==> flow/design.v <==
`timescale 1ns / 1ps
module decode(instr,opcode,rd_index,rs_index,rt_index,constant,shamt,address);
input [15:0] instr;
output [3:0] opcode;
output [2:0] rd_index,rs_index,rt_index,shamt;
output [5:0] constant;
output [8:0] address;
assign opcode   = instr[15:12];
assign rd_index = instr[11:9];
assign rs_index = instr[8:6];
assign rt_index = instr[5:3];
assign shamt    = instr[2:0];
assign constant = instr[5:0];
assign address  = instr[11:3];
endmodule
`timescale 1ns / 1ps
module control_unit(instr,opcode,rd_index,rs_index,rt_index,shamt,constant,address);
input [15:0] instr;
output  [3:0] opcode;
output  [2:0] rd_index,rs_index,rt_index,shamt;
output [5:0] constant;
output [8:0] address;
decode call(instr,opcode,rd_index,rs_index,rt_index,constant,shamt,address);
endmodule
`timescale 1ns / 1ps
module ALU(clk,reset,op_code,rd,rs,rt,rd_store,shamt,constant,hi,lo);
input clk,reset;
input [3:0] op_code;                   				  
input [15:0]rs,rt;  								        	  
input [15:0]rd_store;                                
input [5:0] constant;										  
input [2:0] shamt;                				        
reg [31:0] TEMP;                                      
wire [15:0] mem_addr;
output reg[15:0] rd;  							            
output reg[15:0] hi,lo;                             
reg [15:0] RAM [0:7];
assign mem_addr = rs + constant;
always @ (*)
	begin
		TEMP = rs * rt;  
		if(op_code== 0)					 
			begin                    
			rd = rs + rt; 
			end
		else if (op_code==1)				 
			begin               
			rd = rs << shamt;
			end
		else if (op_code==2)				 
			begin           
			rd = rs >> shamt; 
			end
		else if (op_code==4) 			 
			begin           
			rd = lo; 
			end
		else if (op_code==5) 			 
			begin           
			rd = hi;   
			end
		else if (op_code==6) 			 
			begin           
			rd = rs | rt; 
			end
		else if (op_code==7) 			 
			begin 
			rd = rs & rt; 
			end
		else if (op_code==8) 			 
			begin 
			rd = rs + constant; 
			end
		else if (op_code==9) 			 
			begin          
			rd = constant; 
			end         
		else if (op_code==10) 			 
			begin             
			rd = (mem_addr < 8) ? RAM [mem_addr[2:0]] : 16'd0;  
			end
		else   							 
			begin 
			rd = 0; 
			end
	end
always @ (posedge clk, posedge reset)
	begin
	if (reset)
		begin
		hi <= 0;
		lo <= 0;
		RAM[0] <= 16'b 0000000000000001;
		RAM[1] <= 16'b 0000000000000101;                      
		RAM[2] <= 16'b 0000000000000000;
		RAM[3] <= 16'b 0000000000000000;
		RAM[4] <= 16'b 0000000000000011;
		RAM[5] <= 16'b 0000000000000001;
		RAM[6] <= 16'b 0000000000000001;
		RAM[7] <= 16'b 0000000000000001;
		end
	else
		begin
		if (op_code == 3)
			begin
			hi <= TEMP[31:16];     			  
			lo <= TEMP[15:0];					 
			end
		if (op_code == 11 && mem_addr < 8)
			RAM[mem_addr[2:0]] <= rd_store;
		end
	end
endmodule
`timescale 1ns / 1ps
module data_path(clk,reset,op_code,rd_index,rs_index,rt_index,shamt,constant,rd_value,rs_value,rt_value,low,high,SR);
input clk,reset;
input [3:0] op_code;
input [2:0] rd_index, rs_index, rt_index, shamt;
input [5:0] constant;
output [15:0] rd_value;
output reg [15:0] rs_value,rt_value;
output [15:0] low,high;
output reg [15:0] SR;	
wire [15:0] hi,lo;
reg [3:0] flags;
reg wr_en;
reg [15:0] regfile[0:7];
always@(*)
	begin
     if (op_code>=0 && op_code<=7)		 
			begin
			rs_value=regfile[rs_index];
			rt_value=regfile[rt_index];
			end
    else if (op_code>=8 && op_code<=11)  
			begin
			rs_value=regfile[rs_index]; 
			rt_value=0;
			end
    else 
			begin 								 
			rs_value=0;
			rt_value=0; 
			end
	end
always @(*)
	begin	
	flags = 4'b0000;
	if(rs_value==rt_value)
			flags[3]=1;                                	    
	else if(rs_value<rt_value)
			flags[2]=1;                           		   	 
	else if(rs_value[15]==1 && rt_value[15]==1)
			flags[0]=1;                          			   
	else if(rs_value[15]==0 && rt_value[15]==0)
			flags[0]=1;                                 	  
	else if(rs_value[15:0] || rt_value[15:0])
			flags[1]=1;                          			  
	end
always @(*)
	begin
	wr_en = !(op_code == 3 || op_code >= 11);
	end
always @(posedge clk, posedge reset)
	begin
	if (reset)
		begin
		regfile[0] <= 7;
		regfile[1] <= 6;
		regfile[2] <= 5;
		regfile[3] <= 4;
		regfile[4] <= 3;
		regfile[5] <= 2;
		regfile[6] <= 1;
		regfile[7] <= 0;
		SR <= 16'b0000000000000000;
		end
	else
		begin
		if (wr_en)
			regfile[rd_index] <= rd_value;
		SR <= {12'b000000000000, flags};
		end
	end
assign low = lo;
assign high = hi;
ALU call(clk,reset,op_code,rd_value,rs_value,rt_value,regfile[rd_index],shamt,constant,hi,lo);
endmodule
`timescale 1ns / 1ps
module processor(clk,reset,instr,PC,opcode,rd_index,rs_index,rt_index,shamt,constant,address,rd_value,rs_value,rt_value,low_out,high_out,SR);
input clk,reset;
input [15:0] instr;							 
reg [7:0] pc;
output [7:0] PC;
output [3:0] opcode;
output [2:0] rd_index, rs_index, rt_index, shamt;
output [5:0] constant;
output [8:0] address;
output [15:0] rd_value,rs_value,rt_value,low_out,high_out,SR;
always @ (posedge clk,posedge reset)
begin
	if(reset==1)
		begin
		pc<=0;
		end
	else if (pc>14)								 
		begin
		pc <= 0;
		end
	else if(opcode>=12 && opcode<=14) 		 
		begin
		pc <= pc + address; 
		end
	else 
		begin
		pc <= pc + 1; 								 
		end
end
assign PC = pc;
wire [3:0] opcode;
wire [2:0] rd_index,rs_index,rt_index,shamt;
wire [5:0] constant;
wire [8:0] address;
control_unit cal1(instr,opcode,rd_index,rs_index,rt_index,shamt,constant,address);
data_path cal2(clk,reset,opcode,rd_index,rs_index,rt_index,shamt,constant,rd_value,rs_value,rt_value,low_out,high_out,SR);
endmodule 
* Tool chain data of processor *
What the tools print for processor, step after step.
Lines are those of the file above, counted from 1.
Cell names lack the library's common part.
A cell with - has no value.

set-up
  design top = processor
  clock port = clk
  cell library = sky130hd
  library corner = tt_025C_1v80

* Word-level counts *
Counts by Yosys on the flattened word-level netlist (proc, flatten, opt, wreduce). Print and check cells are left out. Cells with the same type and inputs are merged into one.

cells by class
  add/subtract/negate cells = 4
  multipliers = 1
  divide/modulo/power cells = 0
  magnitude comparators = 10
  equality and inequality tests = 40
  shift-type cells = 2
  multiplexer cells = 29
  bitwise logic cells = 5
  reduce/logical cells = 29

operators by type and width
  kind                                                            count
  multiplier 16 x 16 -> 32 bit                                    1
  parallel mux 16 bit (select 8 bit)                              4
  2-to-1 mux 16 bit                                               14
  equality test 3 bit (second input constant)                     16
  AND reduction 2 bit                                             16
  equality test 3 x 2 -> 1 bit (second input constant)            8
  adder 16 bit                                                    1
  less-than comparator 16 bit                                     1
  equality test 16 bit                                            1
  AND 16 bit                                                      1
  OR 16 bit                                                       1
  logical OR 16 bit                                               1
  << shifter 16 x 3 -> 16 bit                                     1
  right shift 16 x 3 -> 16 bit                                    1
  less-than comparator 16 x 4 -> 1 bit (second input constant)    1
  adder 16 x 6 -> 16 bit                                          1
  equality test 4 x 3 -> 1 bit (second input constant)            4
  equality test 4 bit (second input constant)                     4
  2-to-1 mux 8 bit                                                2
  equality test 3 x 1 -> 1 bit (second input constant)            4
  zero test 3 bit                                                 4
  >= comparator 4 bit (second input constant)                     3
  equality test 4 x 2 -> 1 bit (second input constant)            2
  <= comparator 4 bit (second input constant)                     2
  adder 8 x 1 -> 8 bit (second input constant)                    1
  greater-than comparator 8 x 4 -> 1 bit (second input constant)  1
  adder 8 bit                                                     1
  2-to-1 mux 1 bit                                                7

Not listed: further kinds 9, cells in them 16.

word-level totals
  bits in registers = 300
  latch bits = 0
  bits in writable memories = 0
  ROM bits = 0
  word width x clocked read ports = 0
  memories kept = 0
  input port bits = 18
  output and inout bits = 135
  word-level cells = 140

* Logic depth *
Yosys ltp: most cells in a row. Word level: on the elaborated netlist, between registers, memories and ports. Mapped: between sequential cells and ports; inverters and the memories' decode and read muxes count.

logic depth
  depth in word-level cells = 18
  ABC_AREA = 0
  depth in mapped cells = 33
  mapped depth without buffers = 29

* Mapped cells and area *
Yosys stat after the flow's synthesis: flattened, memories mapped to cells. It holds for the ABC_AREA given above (unset counts as 0); a run with the other value may have another netlist.
The area totals of this step are shown rounded.

cell types
  cell      count  area in all (um^2)
  dfrtp_1   280    7006.72
  fa_1      197    3.94E+03
  mux2_2    282    3.18E+03
  ha_1      166    2.08E+03
  nand2_1   295    1.11E+03
  nor2_1    270    1.01E+03
  inv_1     260    975.936
  mux4_2    36     810.778
  mux2i_1   75     750.72
  a21oi_1   134    670.643
  o21ai_0   118    590.566
  dfstp_2   20     525.504
  clkbuf_1  125    469.2
  buf_4     48     360.346
  a221oi_1  36     315.302
  xnor2_1   32     280.269
  nor3_1    46     230.221
  xor2_1    25     218.96

Not listed: further types 74, cells in them 525.

mapped netlist
  cells in the netlist = 2970
  chip area (Yosys) = 28350 um^2
  area of sequential cells = 7532 um^2
  mapped flip-flops = 300
  buffer cells = 220

The figures by module come from a second, unflattened synthesis with its own total; it is not the netlist above.

unflattened totals
  cells (unflattened synthesis) = 3059
  area (unflattened synthesis) = 28890 um^2

Rows give one instance, submodules left out.

by module
  module        times used  cells  area (um^2)  seq. area (um^2)
  ALU           1           2097   19080        4014
  data_path     1           868    8970         3318
  processor     1           63     606.8        200.2
  decode        1           31     232.7        0.0
  control_unit  1           0      0.0          0.0

* Path before layout *
Path of least setup slack by OpenSTA after synthesis, without wires, with an ideal clock, recovery checks aside; 20% of the period is set as input and as output delay. Where synthesis merged equal registers, the netlist keeps one of their names.

timing path after synthesis
  path type = in2reg
  start point = input instr[3]
  end point = register cal2.call.hi[13]
  period = 8.5 ns
  external input delay = 1.700 ns
  setup time = 0.134 ns
  time at the first pin = 1.700 ns
  arrival = 9.531 ns
  required time = 8.366 ns
  setup slack = -1.164 ns
  delay of the path = 7.965 ns
  stages on the path = 29
  path buffers = 4
  synthesis period reached = 9.664 ns

"delay of the path" is the arrival time less input delay plus setup time.
"stages on the path" counts driving pins, that of a launching flip-flop among them; a cell with two outputs on the path counts twice.
"synthesis period reached" = period - worst setup slack (recovery checks aside). The figure is calculated, with input and output delays left at 20% of the set period.
The rows between start and end are the longest chain of elaborated cells between them; the timing report does not say that the signal goes this way. Where chains are equally long, one stands for them.
Each line given opens the expression or statement behind the cell; cells for indexed reads and writes are added by Yosys, which also makes memories of some case tables.

between the ends, after synthesis
  cells stage by stage = clkbuf_1 > buf_1 > buf_1 > mux2i_1 > a211oi_1 > a21oi_1 > nor3_1 > inv_1 > clkbuf_1 > nor2_1 > fa_1 > inv_1 > fa_1 > fa_1 > fa_1 > fa_1 > fa_1 > inv_1 > ha_1 > a21o_1 > a21oi_1 > o21ai_0 > o31ai_1 > a21o_1 > a21boi_0 > a311oi_1 > o21ai_0 > xnor2_1 > o21ai_0
  length of the longest elaborated chain = 4
  elaborated cells on any way between the ends = 11
  RTL lines with such cells = 3
  those cells by class = 1 x mul; 7 x eq/ne; 2 x mux; 1 x reduce/logical

ends and longest elaborated chain, after synthesis
  element                             RTL line  RTL
  from (decl)                         192       input [15:0] instr;
  equality test 3 bit                 133       rt_value=regfile[rt_index];
  parallel mux 16 bit (select 8 bit)  133
  2-to-1 mux 16 bit                   130       if (op_code>=0 && op_code<=7)
  multiplier 16 x 16 -> 32 bit        41        TEMP = rs * rt;
  to (assign)                         91        hi <= 0;
  to (assign)                         106       hi <= TEMP[31:16];
  to (decl)                           36        output reg[15:0] hi,lo;

Nets of the timed path that keep an RTL name, with a line that drives or declares them; the list need not be complete.

nets with RTL names, path after synthesis
  net          RTL line
  rt_value[5]  130

* Worst path after layout *
From the final timing report of run 2: the path of least setup slack in the routed layout; clock arrival at registers is part of the times.

timing path post-layout
  path type = in2out
  start point = input instr[7]
  end point = output rd_value[13]
  period = 8.42 ns
  external input delay = 1.68 ns
  output delay = 1.68 ns
  time at the first pin = 1.68 ns
  arrival = 6.65 ns
  required time = 6.74 ns
  setup slack = 0.09 ns
  stages on the path = 21
  path buffers = 8

The rows between start and end are the longest chain of elaborated cells between them; the timing report does not say that the signal goes this way. Where chains are equally long, one stands for them.

between the ends, post-layout
  cells stage by stage = buf_4 > buf_12 > or3_4 > buf_6 > o22ai_1 > nor2_2 > buf_12 > buf_4 > ha_1 > o21a_1 > o31a_1 > o21ai_0 > a21o_2 > or4_1 > o211ai_1 > and4_1 > buf_12 > o2111ai_4 > o311ai_4 > buf_4 > clkdlybuf4s50_1
  length of the longest elaborated chain = 18
  elaborated cells on any way between the ends = 38
  those cells by class = 2 x add/sub; 1 x compare; 14 x eq/ne; 2 x shift; 15 x mux; 2 x logic; 2 x reduce/logical

ends and longest elaborated chain, post-layout
  element                             RTL line  RTL
  from (decl)                         192       input [15:0] instr;
  equality test 3 bit                 137       rs_value=regfile[rs_index];
  parallel mux 16 bit (select 8 bit)  137
  2-to-1 mux 16 bit                   135       else if (op_code>=8 && op_code<=11)
  2-to-1 mux 16 bit                   130       if (op_code>=0 && op_code<=7)
  adder 16 x 6 -> 16 bit              38        assign mem_addr = rs + constant;
  equality test 3 bit                 80        rd = (mem_addr < 8) ? RAM [mem_addr[2:0]] : 16'd0;
  parallel mux 16 bit (select 8 bit)  80
  (+4 left out)                       -
  2-to-1 mux 16 bit                   66        else if (op_code==7)
  2-to-1 mux 16 bit                   62        else if (op_code==6)
  2-to-1 mux 16 bit                   58        else if (op_code==5)
  2-to-1 mux 16 bit                   54        else if (op_code==4)
  2-to-1 mux 16 bit                   50        else if (op_code==2)
  2-to-1 mux 16 bit                   46        else if (op_code==1)
  2-to-1 mux 16 bit                   42        if(op_code== 0)
  to (decl)                           199       output [15:0] rd_value,rs_value,rt_value,low_out,high_out,SR;

Wiki page: processor / flow data

Top module processor; platform sky130hd; tools Yosys and OpenROAD; 3 stored runs in no particular order. Input and output delays are each 20% of the period that was set; the output load is 0.01 pF.
"achieved clock period" = clock period - worst setup slack. The figure is calculated, with input and output delays left at 20% of the set period.
"worst setup path time" is the time allowed to the run's worst setup path (the clock period less input and output delay, where it has them) less its slack. Clock arrival times count: a late capture clock shortens it, a late launch clock lengthens it.
"power": no workload was simulated; the value follows from the tool's default switching activity.
Values from the reports are rounded here.

Run 1
==> flow/run.sh <==
#!/bin/bash
# the make line also repeats the synthesis and layout settings of config.mk as NAME=value (left out here)
make -C /OpenROAD-flow-scripts/flow DESIGN_CONFIG=/design/flow/config.mk WORK_HOME=/design/flow/orfs CLKGATE_MAP_FILE= finish
==> flow/config.mk <==
export PLATFORM = sky130hd
export DESIGN_NAME = processor
export DESIGN_NICKNAME = processor
export VERILOG_FILES = /design/flow/design.v
export SDC_FILE = /design/flow/constraint.sdc
export NUM_CORES = 4
export LEC_CHECK = 0
export CAP_MARGIN = 10
export CELL_PAD_IN_SITES_DETAIL_PLACEMENT = 2
export CELL_PAD_IN_SITES_GLOBAL_PLACEMENT = 3
export CORE_MARGIN = 2
export CORE_UTILIZATION = 40
export GPL_ROUTABILITY_DRIVEN = 0
export GPL_TIMING_DRIVEN = 0
export HOLD_SLACK_MARGIN = 0.08
export MAX_ROUTING_LAYER = met4
export MIN_ROUTING_LAYER = met2
export PLACE_DENSITY_LB_ADDON = 0.17
export SLEW_MARGIN = 10
export TNS_END_PERCENT = 10
==> flow/constraint.sdc <==
create_clock -name core_clock -period 11.7 [get_ports {clk}]
set_input_delay 2.3400 -clock core_clock [delete_from_list [all_inputs] [get_ports {clk}]]
set_output_delay 2.3400 -clock core_clock [all_outputs]
set_load 0.01 [all_outputs]

==> results of run 1 <==
did not finish, routing stopped with GRT-0116

Run 2
==> flow/run.sh <==
#!/bin/bash
# the make line also repeats the synthesis and layout settings of config.mk as NAME=value (left out here)
make -C /OpenROAD-flow-scripts/flow DESIGN_CONFIG=/design/flow/config.mk WORK_HOME=/design/flow/orfs CLKGATE_MAP_FILE= finish
==> flow/config.mk <==
export PLATFORM = sky130hd
export DESIGN_NAME = processor
export DESIGN_NICKNAME = processor
export VERILOG_FILES = /design/flow/design.v
export SDC_FILE = /design/flow/constraint.sdc
export NUM_CORES = 4
export LEC_CHECK = 0
export CAP_MARGIN = 20
export CORE_MARGIN = 2
export CORE_UTILIZATION = 46
export SLEW_MARGIN = 20
==> flow/constraint.sdc <==
create_clock -name core_clock -period 8.42 [get_ports {clk}]
set_input_delay 1.6840 -clock core_clock [delete_from_list [all_inputs] [get_ports {clk}]]
set_output_delay 1.6840 -clock core_clock [all_outputs]
set_load 0.01 [all_outputs]

==> results of run 2 <==
chip area after synthesis (Yosys): 28350 um^2
die area: 63640 um^2
standard-cell area of the final layout: 36000 um^2
utilization: 0.587
worst setup slack after layout: 0.091 ns
total negative slack: 0.000 ns
worst hold slack: 0.499 ns
power: 7.190 mW
achieved clock period: 8.329 ns
worst setup path time: 4.96 ns
worst setup path kind: in2out

Run 3
==> flow/run.sh <==
#!/bin/bash
# the make line also repeats the synthesis and layout settings of config.mk as NAME=value (left out here)
make -C /OpenROAD-flow-scripts/flow DESIGN_CONFIG=/design/flow/config.mk WORK_HOME=/design/flow/orfs CLKGATE_MAP_FILE= finish
==> flow/config.mk <==
export PLATFORM = sky130hd
export DESIGN_NAME = processor
export DESIGN_NICKNAME = processor
export VERILOG_FILES = /design/flow/design.v
export SDC_FILE = /design/flow/constraint.sdc
export NUM_CORES = 4
export LEC_CHECK = 0
export CAP_MARGIN = 5
export CELL_PAD_IN_SITES_DETAIL_PLACEMENT = 1
export CELL_PAD_IN_SITES_GLOBAL_PLACEMENT = 0
export CORE_ASPECT_RATIO = 1.45
export CORE_MARGIN = 2
export CORE_UTILIZATION = 31
export GPL_ROUTABILITY_DRIVEN = 0
export MAX_ROUTING_LAYER = met4
export MIN_ROUTING_LAYER = met2
export PLACE_DENSITY = 0.63
export SETUP_SLACK_MARGIN = 1.01
export SLEW_MARGIN = 20
export TNS_END_PERCENT = 75
==> flow/constraint.sdc <==
create_clock -name core_clock -period 5.55 [get_ports {clk}]
set_input_delay 1.1100 -clock core_clock [delete_from_list [all_inputs] [get_ports {clk}]]
set_output_delay 1.1100 -clock core_clock [all_outputs]
set_load 0.01 [all_outputs]

==> results of run 3 <==
did not finish, routing stopped with GRT-0116
